==> flow/design.v <==
`timescale 1ns/1ps
module RxD (
    input  wire       clk,
    input  wire       rx,        
    input  wire       rst,       
    output reg [7:0]  data,
    output reg        data_valid
);
    parameter CLK_FREQ = 100_000_000;            
    parameter BAUD     = 115200;
    localparam integer BAUD_TICKS = 868;         
    localparam integer HALF_BAUD  = 434;         
    reg [15:0] counter;                          
    reg [3:0]  bit_index;                        
    reg [9:0]  shift_reg;       
    reg [9:0]  next_shift;                      
    reg        receiving;                
    reg rx_ff1, rx_ff2; 
    wire rx_sync;
    always @(posedge clk) begin
        if (rst) begin
            rx_ff1 <= 1'b1;
            rx_ff2 <= 1'b1;
        end else begin
            rx_ff1 <= rx;
            rx_ff2 <= rx_ff1;
        end
    end
    assign rx_sync = rx_ff2;
    always @(posedge clk) begin
        if (rst) begin                           
            receiving  <= 1'b0;
            counter    <= 0;
            bit_index  <= 0;
            shift_reg  <= 10'b1111111111;
            data       <= 8'h00;
            data_valid <= 1'b0;
        end else begin
            data_valid <= 1'b0;                  
            if (!receiving) begin                
                if (rx_sync == 1'b0) begin
                    receiving <= 1'b1;           
                    counter   <= HALF_BAUD;      
                    bit_index <= 0;              
                end
            end else begin                       
                if (counter == BAUD_TICKS - 1) begin     
                    counter <= 0;                
                    next_shift = {rx_sync, shift_reg[9:1]};
                    shift_reg <= next_shift;
                    if (bit_index == 9) begin    
                        receiving  <= 1'b0;
                        data       <= next_shift[8:1];       
                        data_valid <= 1'b1;                  
                    end
                    bit_index <= bit_index + 1;      
                end else begin
                    counter <= counter + 1;          
                end
            end
        end
    end
endmodule
module TxD (
    input wire clk,
    input wire [7:0] data,
    input wire send,
    input wire rst,
    output reg tx,
    output reg busy
);
    parameter CLK_FREQ = 100000000;  
    parameter BAUD     = 115200;
    localparam integer BAUD_TICKS = 868;
    reg [15:0] counter;
    reg [3:0]  bit_index;
    reg [9:0]  shift_reg;
    always @(posedge clk) begin
        if (rst) begin
            busy      <= 1'b0;                 
            tx        <= 1'b1;                 
            counter   <= 0;
            bit_index <= 0;
            shift_reg <= 10'b1111111111;
        end 
        else begin
            if (!busy) begin
                tx <= 1'b1;  
                if (send) begin
                    shift_reg <= {1'b1, data, 1'b0}; 
                    busy      <= 1'b1;
                    counter   <= 0;
                    bit_index <= 0;
                end
            end 
            else begin 
                if (counter == BAUD_TICKS - 1) begin
                    counter   <= 0;
                    tx        <= shift_reg[0];  
                    shift_reg <= {1'b1, shift_reg[9:1]};  
                    bit_index <= bit_index + 1;
                    if (bit_index == 9) begin
                        busy <= 1'b0; 
                    end
                end 
                else begin
                    counter <= counter + 1;
                end
            end
        end
    end
endmodule
module data_parser (
    input  wire        clk,
    input  wire        rst,
    input  wire [7:0]  data_in,              
    input  wire        data_valid,           
    output reg  [7:0]  CT_out,               
    output reg [15:0]  FSA_out,
    output reg [15:0]  LSA_out,
    output reg         start_frame,          
    output reg         frame_done,
    output reg         sample_valid,         
    output reg [15:0]  sample_value,         
    output reg [15:0]  sample_idx           
);
    localparam S_HDR1      = 4'd0;          
    localparam S_HDR2      = 4'd1;
    localparam S_CT        = 4'd2;
    localparam S_FSA_LO    = 4'd3;
    localparam S_FSA_HI    = 4'd4;
    localparam S_LSA_LO    = 4'd5;
    localparam S_LSA_HI    = 4'd6;
    localparam S_SAMPLE_LO = 4'd7;
    localparam S_SAMPLE_HI = 4'd8;
    reg [3:0] state;                         
    reg [7:0] sample_lo;                     
    reg [15:0] next_sample_idx;              
    reg [15:0] sample_value_buf;
    reg [15:0] sample_idx_buf;
    reg        sample_ready;          
    reg        frame_done_pending;    
    always @(posedge clk) begin
        if (rst) begin                       
            state            <= S_HDR1;
            CT_out           <= 8'd0;
            FSA_out          <= 16'd0;
            LSA_out          <= 16'd0;
            start_frame      <= 1'b0;
            sample_valid     <= 1'b0;
            sample_value     <= 16'd0;
            sample_idx       <= 16'd0;
            frame_done       <= 1'b0;
            sample_lo        <= 8'd0;
            next_sample_idx  <= 16'd0;
            sample_value_buf <= 16'd0;
            sample_idx_buf   <= 16'd0;
            sample_ready     <= 1'b0;
            frame_done_pending<=1'b0;
        end else begin                       
            start_frame  <= 1'b0;
            sample_valid <= 1'b0;
            frame_done   <= 1'b0;
            if (sample_ready) begin
                sample_valid <= 1'b1;
                sample_value <= sample_value_buf;
                sample_idx   <= sample_idx_buf;
                if (frame_done_pending) begin
                    frame_done <= 1'b1;
                end
                sample_ready      <= 1'b0;
                frame_done_pending<= 1'b0;
            end
            case (state)
                S_HDR1: if (data_valid && data_in == 8'h55) state <= S_HDR2;      
                S_HDR2: if (data_valid) begin                       
                    if (data_in == 8'hAA) state <= S_CT;
                    else if (data_in == 8'h55) state <= S_HDR2;      
                    else state <= S_HDR1;                            
                end
                S_CT: if (data_valid) begin              
                    CT_out <= data_in;
                    start_frame <= 1'b1;
                    state <= S_FSA_LO;
                end
                S_FSA_LO: if (data_valid) begin          
                    FSA_out[7:0] <= data_in;
                    state <= S_FSA_HI;
                end
                S_FSA_HI: if (data_valid) begin          
                    FSA_out[15:8] <= data_in;
                    state <= S_LSA_LO;
                end
                S_LSA_LO: if (data_valid) begin          
                    LSA_out[7:0] <= data_in;
                    state <= S_LSA_HI;
                end
                S_LSA_HI: if (data_valid) begin          
                    LSA_out[15:8] <= data_in;
                    next_sample_idx <= 16'd0;            
                    state <= S_SAMPLE_LO;
                end
                S_SAMPLE_LO: if (data_valid) begin       
                    sample_lo <= data_in;
                    state <= S_SAMPLE_HI;
                end
                S_SAMPLE_HI: if (data_valid) begin
                    sample_value_buf <= {data_in, sample_lo};        
                    sample_idx_buf   <= next_sample_idx;
                    sample_ready     <= 1'b1;
                    if (next_sample_idx + 1 == CT_out) begin         
                        frame_done_pending <= 1'b1;
                        next_sample_idx <= 16'd0;
                        state <= S_HDR1;
                    end else begin
                        next_sample_idx <= next_sample_idx + 1;      
                        state <= S_SAMPLE_LO;
                    end
                end
                default: state <= S_HDR1;                            
            endcase
        end
    end
endmodule
module sample_processor (
    input  wire        clk,
    input  wire        rst,
    input  wire        start_frame,
    input  wire        sample_valid,
    input  wire [15:0] sample_value,
    input  wire [15:0] sample_idx_in,
    output reg  [15:0] max_idx,
    output reg  [15:0] min_idx,
    output reg  [15:0] max_dist,
    output reg  [15:0] min_dist,
    output reg  [15:0] obs_alert
);
    wire [10:0] THRESH = 11'b10000000000;
    wire is_close = sample_value < THRESH;
    wire [15:0] mask = (sample_idx_in < 16) ? (16'h1 << sample_idx_in) : 16'h0;
    always @(posedge clk) begin
        if (rst) begin                       
            max_idx  <= 16'd0;
            min_idx  <= 16'd0;
            max_dist <= 16'd0;
            min_dist <= 16'hFFFF;
            obs_alert<= 16'd0;
        end else if (start_frame) begin
            max_idx  <= 16'd0;                       
            min_idx  <= 16'd0;
            max_dist <= 16'd0;
            min_dist <= 16'hFFFF;
            obs_alert<= 16'd0;
        end else if (sample_valid) begin
            if (sample_value > max_dist) begin       
                max_dist <= sample_value;
                max_idx  <= sample_idx_in;
            end
            if (sample_value < min_dist) begin
                min_dist <= sample_value;
                min_idx  <= sample_idx_in;
            end
            obs_alert <= obs_alert | (mask & {16{is_close}});
        end
    end
endmodule
module angle_calc_simple (
    input  wire        clk,
    input  wire        rst,         
    input  wire        start,       
    input  wire [15:0] FSA,
    input  wire [15:0] LSA,
    input  wire [7:0]  CT,         
    input  wire [15:0] max_idx, 
    input  wire [15:0] min_idx,
    output reg  [15:0] max_angle,
    output reg  [15:0] min_angle,
    output reg         done         
);
    function [4:0] ct_log2;
        input [7:0] in_ct;
        begin
            case (in_ct)
                8'd1:   ct_log2 = 5'd0;
                8'd2:   ct_log2 = 5'd1;
                8'd4:   ct_log2 = 5'd2;
                8'd8:   ct_log2 = 5'd3;
                8'd16:  ct_log2 = 5'd4;
                8'd32:  ct_log2 = 5'd5;
                8'd64:  ct_log2 = 5'd6;
                8'd128: ct_log2 = 5'd7;
                default: ct_log2 = 5'd0;
            endcase
        end
    endfunction
    reg [15:0] FSA_r, LSA_r;
    reg [7:0]  CT_r;
    reg [15:0] max_idx_r, min_idx_r;
    reg [31:0] span_r;    
    reg [4:0]  k_r;       
    reg        do_calc;   
    wire [31:0] delta_w;
    assign delta_w = (k_r == 5'd0) ? span_r : (span_r >> k_r);
    wire [47:0] prod_max_w = delta_w * max_idx_r;
    wire [47:0] prod_min_w = delta_w * min_idx_r;
    wire [47:0] sum_max_w = prod_max_w + {32'd0, FSA_r};
    wire [47:0] sum_min_w = prod_min_w + {32'd0, FSA_r};
    wire [47:0] sum_max_adj_w = (sum_max_w >= 48'd36000) ? (sum_max_w - 48'd36000) : sum_max_w;
    wire [47:0] sum_min_adj_w = (sum_min_w >= 48'd36000) ? (sum_min_w - 48'd36000) : sum_min_w;
    always @(posedge clk) begin
        if (rst) begin                                   
            FSA_r     <= 16'd0;
            LSA_r     <= 16'd0;
            CT_r      <= 8'd0;
            max_idx_r <= 16'd0;
            min_idx_r <= 16'd0;
            span_r    <= 32'd0;
            k_r       <= 5'd0;
            do_calc   <= 1'b0;
            max_angle <= 16'd0;
            min_angle <= 16'd0;
            done      <= 1'b0;
        end else begin
            done <= 1'b0;
            if (start) begin                             
                FSA_r     <= FSA;
                LSA_r     <= LSA;
                CT_r      <= CT;
                max_idx_r <= max_idx;
                min_idx_r <= min_idx;
                if (LSA >= FSA) span_r <= LSA - FSA;     
                else             span_r <= (LSA + 16'd36000) - FSA;
                k_r <= ct_log2(CT);
                do_calc <= 1'b1;
            end else if (do_calc) begin                  
                max_angle <= sum_max_adj_w[15:0];
                min_angle <= sum_min_adj_w[15:0];
                done <= 1'b1;
                do_calc <= 1'b0;
            end
        end
    end
endmodule
`timescale 1ns/1ps
module distance_process (
    input  wire        clk,
    input  wire        rst,
    input  wire [7:0]  data_in,
    input  wire        data_valid,
    output wire [15:0] max_idx,
    output wire [15:0] min_idx,
    output wire [15:0] max_dist,
    output wire [15:0] min_dist,
    output wire [15:0] obs_alert,
    output wire [15:0] max_angle,
    output wire [15:0] min_angle,
    output wire        angle_done
);
    wire [7:0]  CT_w;
    wire [15:0] FSA_w, LSA_w;
    wire        start_frame_w;
    wire        sample_valid_w;
    wire [15:0] sample_value_w;
    wire [15:0] sample_idx_w;
    wire        frame_done_w;
    data_parser u_parser (
        .clk(clk),
        .rst(rst),
        .data_in(data_in),
        .data_valid(data_valid),
        .CT_out(CT_w),
        .FSA_out(FSA_w),
        .LSA_out(LSA_w),
        .start_frame(start_frame_w),
        .sample_valid(sample_valid_w),
        .sample_value(sample_value_w),
        .sample_idx(sample_idx_w),
        .frame_done(frame_done_w)
    );
    sample_processor u_sp (
        .clk(clk),
        .rst(rst),
        .start_frame(start_frame_w),
        .sample_valid(sample_valid_w),
        .sample_value(sample_value_w),
        .sample_idx_in(sample_idx_w),
        .max_idx(max_idx),
        .min_idx(min_idx),
        .max_dist(max_dist),
        .min_dist(min_dist),
        .obs_alert(obs_alert)
    );
    reg frame_done_d;
    reg angle_start_pulse;
    always @(posedge clk) begin
        if (rst) begin
            frame_done_d <= 1'b0;                
            angle_start_pulse <= 1'b0;
        end else begin
            frame_done_d <= frame_done_w;        
            angle_start_pulse <= frame_done_d;
        end
    end
    angle_calc_simple u_angle (
        .clk(clk),
        .rst(rst),
        .start(angle_start_pulse),
        .FSA(FSA_w),
        .LSA(LSA_w),
        .CT(CT_w),
        .max_idx(max_idx),
        .min_idx(min_idx),
        .max_angle(max_angle),
        .min_angle(min_angle),
        .done(angle_done)
    );
endmodule
`timescale 1ns/1ps
module lidar_system_top (
    input  wire clk,
    input  wire rst,
    input  wire rx,      
    output wire tx,      
    output wire [15:0] dbg_max_idx,
    output wire [15:0] dbg_min_idx,
    output wire [15:0] dbg_max_dist,
    output wire [15:0] dbg_min_dist,
    output wire [15:0] dbg_obs_alert,
    output wire [15:0] dbg_max_angle,
    output wire [15:0] dbg_min_angle,
    output wire        dbg_angle_done
);
    wire [7:0] rx_data;
    wire       rx_valid;
    RxD u_rxd (
        .clk(clk),
        .rx(rx),
        .rst(rst),
        .data(rx_data),
        .data_valid(rx_valid)
    );
    wire [15:0] max_idx, min_idx, max_dist, min_dist, obs_alert;
    wire [15:0] max_angle, min_angle;
    wire        angle_done;
    distance_process u_dp (
        .clk(clk),
        .rst(rst),
        .data_in(rx_data),
        .data_valid(rx_valid),
        .max_idx(max_idx),
        .min_idx(min_idx),
        .max_dist(max_dist),
        .min_dist(min_dist),
        .obs_alert(obs_alert),
        .max_angle(max_angle),
        .min_angle(min_angle),
        .angle_done(angle_done)
    );
    reg [7:0] tx_data;               
    reg       tx_send;               
    wire      tx_busy;               
    reg [31:0] tx_packet;            
    TxD u_txd (
        .clk(clk),
        .rst(rst),
        .data(tx_data),
        .send(tx_send),
        .tx(tx),
        .busy(tx_busy)
    );
    localparam TX_IDLE  = 3'd0;  
    localparam TX_PREP  = 3'd1;  
    localparam TX_SEND  = 3'd2;  
    localparam TX_WAIT  = 3'd3;  
    reg [2:0] tx_state;     
    reg [1:0] byte_ptr;     
    reg [15:0] send_word;   
    reg angle_done_d;
    always @(posedge clk) begin
        if (rst) angle_done_d <= 1'b0;
        else     angle_done_d <= angle_done;
    end
    always @(posedge clk) begin
        if (rst) begin                           
            tx_state   <= TX_IDLE;
            tx_send    <= 1'b0;
            tx_data    <= 8'd0;
            tx_packet  <= 32'd0;
            byte_ptr   <= 2'd0;
        end else begin
            tx_send <= 1'b0;
            case (tx_state)
                TX_IDLE: begin
                    if (angle_done_d) begin
                        tx_packet <= { min_angle[15:8], min_angle[7:0], max_angle[15:8], max_angle[7:0] };
                        byte_ptr <= 2'd0;            
                        tx_state <= TX_PREP;         
                    end
                end
                TX_PREP: begin
                    case (byte_ptr)                 
                        2'd0: tx_data <= tx_packet[7:0];     
                        2'd1: tx_data <= tx_packet[15:8];    
                        2'd2: tx_data <= tx_packet[23:16];   
                        2'd3: tx_data <= tx_packet[31:24];   
                        default: tx_data <= 8'h00;
                    endcase
                    tx_state <= TX_SEND;
                end
                TX_SEND: begin
                    if (!tx_busy) begin          
                        tx_send <= 1'b1;
                        tx_state <= TX_WAIT;
                    end
                end
                TX_WAIT: begin                       
                    if (!tx_busy) begin
                        if (byte_ptr == 2'd3) begin  
                            byte_ptr <= 2'd0;
                            tx_state <= TX_IDLE;
                       end else begin                
                            byte_ptr <= byte_ptr + 1'b1;
                            tx_state <= TX_PREP;
                        end
                    end
                end
                default: tx_state <= TX_IDLE;        
            endcase
        end
    end
    assign dbg_max_idx   = max_idx;
    assign dbg_min_idx   = min_idx;
    assign dbg_max_dist  = max_dist;
    assign dbg_min_dist  = min_dist;
    assign dbg_obs_alert = obs_alert;
    assign dbg_max_angle = max_angle;
    assign dbg_min_angle = min_angle;
    assign dbg_angle_done = angle_done;
endmodule
**Tool chain data of lidar_system_top**

Tool output for the design above, in the order of the flow.
Lines are those of the file above, counted from 1.
Operators: Yosys type, input widths -> output width; for muxes data width and select width s.
Cell names lack the library's common part.
The mark n/a stands for no value.

- Top module: lidar_system_top
- Clock input: clk
- Cell library: sky130hd
- Library corner: tt_025C_1v80

**After elaboration**

Counts by Yosys on the flattened word-level netlist (proc, flatten, opt, wreduce; memories kept). Register bits leave out memories and registers merged into their read ports (data or address). Print and check cells are left out. Cells with the same type and inputs are merged into one.

- Flip-flop bits (word level): 459
- Bits of input ports: 3
- Output and inout bits: 114
- Elaborated cells: 231

- Add/subtract/negate cells: 13
- Multipliers: 2
- $lt $le $gt $ge: 7
- Equal/unequal tests: 43
- Shift operators: 2
- Mux-type cells: 67
- Bitwise operators: 10
- Reductions and logical operators: 35

Operators by type and width:

| operator | number |
|---|---|
| $mul 32x16->48 | 2 |
| $mux 16 | 12 |
| $add 48x16->48 | 2 |
| $ge 48x16->1 const B | 2 |
| $mux 32 | 2 |
| $mux 4 | 15 |
| $pmux 4 s9 | 1 |
| $add 16x1->16 const B | 2 |
| $eq 16x10->1 const B | 2 |
| $sub 16x16->16 const B | 2 |
| $shr 32x5->32 | 1 |
| $eq 32x8->1 | 1 |
| $pmux 16 s2 | 1 |
| $pmux 8 s4 | 1 |
| $mux 10 | 3 |
| $ne 2x2->1 const B | 14 |
| $reduce_and 2->1 | 14 |
| $pmux 3 s7 | 1 |
| $mux 1 | 21 |
| $sub 17x16->18 | 1 |
| $add 16x1->17 const B | 1 |
| $sub 16x16->17 | 1 |
| $add 16x16->17 const B | 1 |
| $shl 1x16->16 const A | 1 |
| $lt 16x11->1 const B | 1 |
| $ge 16x16->1 | 1 |
| $gt 16x16->1 | 1 |
| $lt 16x16->1 | 1 |

Other operator kinds: 36; their cells: 71.

**Longest topological paths**

Yosys ltp: most cells in a row. Word level: on the elaborated netlist, between registers, memories and ports. Mapped: between sequential cells and ports; inverters and the memories' decode and read muxes count.

- Depth in word-level cells: 6
- ABC_AREA: 0
- Mapped depth: 36
- Depth with buffers taken out: 31

**Mapped cells and area**

Source: synth_stat.txt of the flow (Yosys; design flattened, memories mapped). It holds for the ABC_AREA given above (unset counts as 0); a run with the other value may have another netlist.

- Cell count: 6254
- Synthesis area: 0.0530634 mm^2
- Area of sequential cells: 0.0089286 mm^2
- Flip-flops: 446
- Buffer cells: 348

Cell types:

| type | number | total area (um^2) |
|---|---|---|
| fa_1 | 814 | 1.63E+04 |
| dfxtp_1 | 446 | 8.93E+03 |
| ha_1 | 358 | 4.48E+03 |
| inv_1 | 1067 | 4.01E+03 |
| nand2_1 | 879 | 3.3E+03 |
| mux2i_1 | 199 | 1991.91 |
| and2_1 | 301 | 1.88E+03 |
| a21oi_1 | 332 | 1.66E+03 |
| nor2_1 | 423 | 1.59E+03 |
| clkbuf_1 | 306 | 1.15E+03 |
| o21ai_0 | 133 | 665.638 |
| nand3_1 | 115 | 575.552 |
| xnor2_1 | 64 | 560.538 |
| a21o_1 | 63 | 472.954 |
| and3_1 | 62 | 387.872 |
| xor2_1 | 43 | 376.611 |
| a211oi_1 | 47 | 352.838 |
| nand4_1 | 54 | 337.824 |

Other cell types: 75; their cells: 548.
The figures by module come from a second, unflattened synthesis with its own total; it is not the netlist above.

- Cell total of the unflattened synthesis: 6403
- Area total of the unflattened synthesis: 0.0540118 mm^2

Rows give one instance, submodules left out.

Modules:

| module | instances | cells | area (mm^2) | sequential area (mm^2) |
|---|---|---|---|---|
| angle_calc_simple | 1 | 4622 | 0.0389423 | 0.002062 |
| data_parser | 1 | 689 | 0.0056592 | 0.0028427 |
| sample_processor | 1 | 438 | 0.0039062 | 0.0016015 |
| RxD | 1 | 222 | 0.0019581 | 0.0008008 |
| lidar_system_top | 1 | 242 | 0.0019394 | 0.0009609 |
| TxD | 1 | 186 | 0.001554 | 0.0006206 |
| distance_process | 1 | 4 | 0.0000526 | 0.00004 |

**Path before layout**

Source: OpenSTA report_checks on the synthesized netlist (no wires, ideal clock, input and output delay 20% of the period each), path of least setup slack; recovery checks are left aside. Register names are those of the netlist, which keeps one name where synthesis merged equal registers.

- Path type: register to register
- Start point: register u_dp.u_angle.k_r[1]
- End point: register u_dp.u_angle.max_angle[6]
- Period: 10.0 ns
- Setup time: 0.070 ns
- Launch time at the first pin: 0.000 ns
- Data arrival time: 8.187 ns
- Data required time: 9.930 ns
- Setup slack: 1.744 ns
- Path delay: 8.257 ns
- Stages on the path: 29
- Buffers on the path: 4
- Synthesis period reached: 8.256 ns

"path delay" is the arrival time less input delay plus setup time.
"stages on the path" counts driving pins, that of a launching flip-flop among them; a cell with two outputs on the path counts twice.
"synthesis period reached" = period - worst setup slack (recovery checks aside). The figure is calculated, with input and output delays left at 20% of the set period.
The rows between start and end are the longest chain of elaborated cells between them; the timing report does not say that the signal goes this way. Where chains are equally long, one stands for them.
A line is the first line of the expression or statement that the cell stems from. Yosys adds cells for indexed reads and writes and turns some case tables into memories.

- Cell sequence: dfxtp_1 buf_1 clkbuf_1 mux4_2 mux2_2 clkbuf_1 and2_1 fa_1 fa_1 fa_1 fa_1 fa_1 inv_1 fa_1 inv_1 ha_1 a21o_1 o21bai_4 o21bai_2 and3_1 or4_4 a2111oi_4 nand4_1 nor4_1 nand3_1 and3b_1 buf_6 mux2_2 a21oi_1
- Length of the longest elaborated chain: 6
- Elaborated cells on any way between the ends: 8
- RTL lines with such cells: 4
- Those cells by class: add/sub (2); mul (1); compare (1); shift (1); mux (2); reduce/logical (1)

RTL lines, path after synthesis:

| item | RTL line | text |
|---|---|---|
| start, declared | 300 | `reg [4:0]  k_r;` |
| start, assigned | 318 | `k_r       <= 5'd0;` |
| start, assigned | 333 | `k_r <= ct_log2(CT);` |
| $shr 32x5->32 | 303 | `assign delta_w = (k_r == 5'd0) ? span_r : (span_r >> k_r);` |
| $mux 32 | 303 |  |
| $mul 32x16->48 | 304 | `wire [47:0] prod_max_w = delta_w * max_idx_r;` |
| $add 48x16->48 | 306 | `wire [47:0] sum_max_w = prod_max_w + {32'd0, FSA_r};` |
| $sub 16x16->16 | 308 | `wire [47:0] sum_max_adj_w = (sum_max_w >= 48'd36000) ? (sum_max_w - 48'd36000) : sum_max_w;` |
| $mux 16 | 308 |  |
| end, assigned | 320 | `max_angle <= 16'd0;` |
| end, assigned | 336 | `max_angle <= sum_max_adj_w[15:0];` |
| end, declared | 276 | `output reg  [15:0] max_angle,` |

**Worst path after layout**

Path of least setup slack in the final report of entry A (OpenROAD, finished layout, wires in). Where an end is a register, its clock arrival counts in the times.

- Path type: register to register
- Start point: register u_dp.u_angle.k_r[0]
- End point: register u_dp.u_angle.min_angle[6]
- Period: 10.0 ns
- Setup time: 0.16 ns
- Launch time at the first pin: 0.59 ns
- Data arrival time: 10.06 ns
- Data required time: 10.41 ns
- Setup slack: 0.35 ns
- Stages on the path: 31
- Buffers on the path: 2

The rows between start and end are the longest chain of elaborated cells between them; the timing report does not say that the signal goes this way. Where chains are equally long, one stands for them.

- Cell sequence: dfxtp_1 clkinv_1 a21oi_1 mux2_2 buf_4 nand2_1 fa_1 inv_1 fa_1 fa_1 inv_1 fa_1 inv_1 fa_1 inv_1 fa_1 inv_1 ha_1 a21o_1 a21oi_2 o221ai_1 a21boi_2 o221ai_1 a2111oi_1 nand4_1 nor4_1 nand4_1 nor4_4 buf_4 mux2i_1 a21oi_1
- Length of the longest elaborated chain: 6
- Elaborated cells on any way between the ends: 8
- RTL lines with such cells: 4
- Those cells by class: add/sub (2); mul (1); compare (1); shift (1); mux (2); reduce/logical (1)

RTL lines, path after layout:

| item | RTL line | text |
|---|---|---|
| start, declared | 300 | `reg [4:0]  k_r;` |
| start, assigned | 318 | `k_r       <= 5'd0;` |
| start, assigned | 333 | `k_r <= ct_log2(CT);` |
| $shr 32x5->32 | 303 | `assign delta_w = (k_r == 5'd0) ? span_r : (span_r >> k_r);` |
| $mux 32 | 303 |  |
| $mul 32x16->48 | 305 | `wire [47:0] prod_min_w = delta_w * min_idx_r;` |
| $add 48x16->48 | 307 | `wire [47:0] sum_min_w = prod_min_w + {32'd0, FSA_r};` |
| $sub 16x16->16 | 309 | `wire [47:0] sum_min_adj_w = (sum_min_w >= 48'd36000) ? (sum_min_w - 48'd36000) : sum_min_w;` |
| $mux 16 | 309 |  |
| end, assigned | 321 | `min_angle <= 16'd0;` |
| end, assigned | 337 | `min_angle <= sum_min_adj_w[15:0];` |
| end, declared | 277 | `output reg  [15:0] min_angle,` |

3 stored runs of lidar_system_top in the flow (synthesis by Yosys, layout by OpenROAD, sky130hd cells), in arbitrary order. Constraints: input delay and output delay 20% of the set period each, output load 0.01 pF.
By "reached clock period" is meant the clock period of the run minus its worst setup slack. This is arithmetic on one report: input and output delays are still those of the set period (20% each).
"overall power": no workload was simulated; the value follows from the tool's default switching activity.
Among the settings, - means not set for that run.

| item | entry A | entry B | entry C |
|---|---|---|---|
| CORE_ASPECT_RATIO | 0.74 | - | 0.69 |
| HOLD_SLACK_MARGIN | 0.11 | - | - |
| period_ns | 10.0 | 9.63 | 9.37 |
| CAP_MARGIN | 20 | 20 | 40 |
| CORE_MARGIN | 2 | 2 | 2 |
| CORE_UTILIZATION | 40 | 40 | 31 |
| SLEW_MARGIN | 20 | 20 | 35 |
| PLACE_DENSITY | - | 0.6 | - |
| ABC_AREA | - | - | 1 |
| CELL_PAD_IN_SITES_GLOBAL_PLACEMENT | - | - | 3 |
| CTS_CLUSTER_DIAMETER | - | - | 167 |
| GPL_ROUTABILITY_DRIVEN | - | - | 0 |
| GPL_TIMING_DRIVEN | - | - | 1 |
| PLACE_DENSITY_LB_ADDON | - | - | 0.13 |
| SETUP_SLACK_MARGIN | - | - | 0.91 |
| TNS_END_PERCENT | - | - | 5 |
| final setup TNS (ns) | 0.000 | 0.000 | 0.000 |
| overall power (W) | 0.003604 | 0.003722 | 0.004173 |
| standard-cell area after routing (mm^2) | 0.0575089 | 0.0579318 | 0.0601815 |
| reached clock period (ns) | 9.647 | 9.228 | 8.099 |
| worst setup slack after layout (ns) | 0.353 | 0.402 | 1.271 |
| die footprint (mm^2) | 0.13562 | 0.13559 | 0.17568 |
| utilization after routing | 0.439 | 0.44 | 0.352 |
| netlist area reported by Yosys (mm^2) | 0.0530634 | 0.0530634 | 0.0534087 |
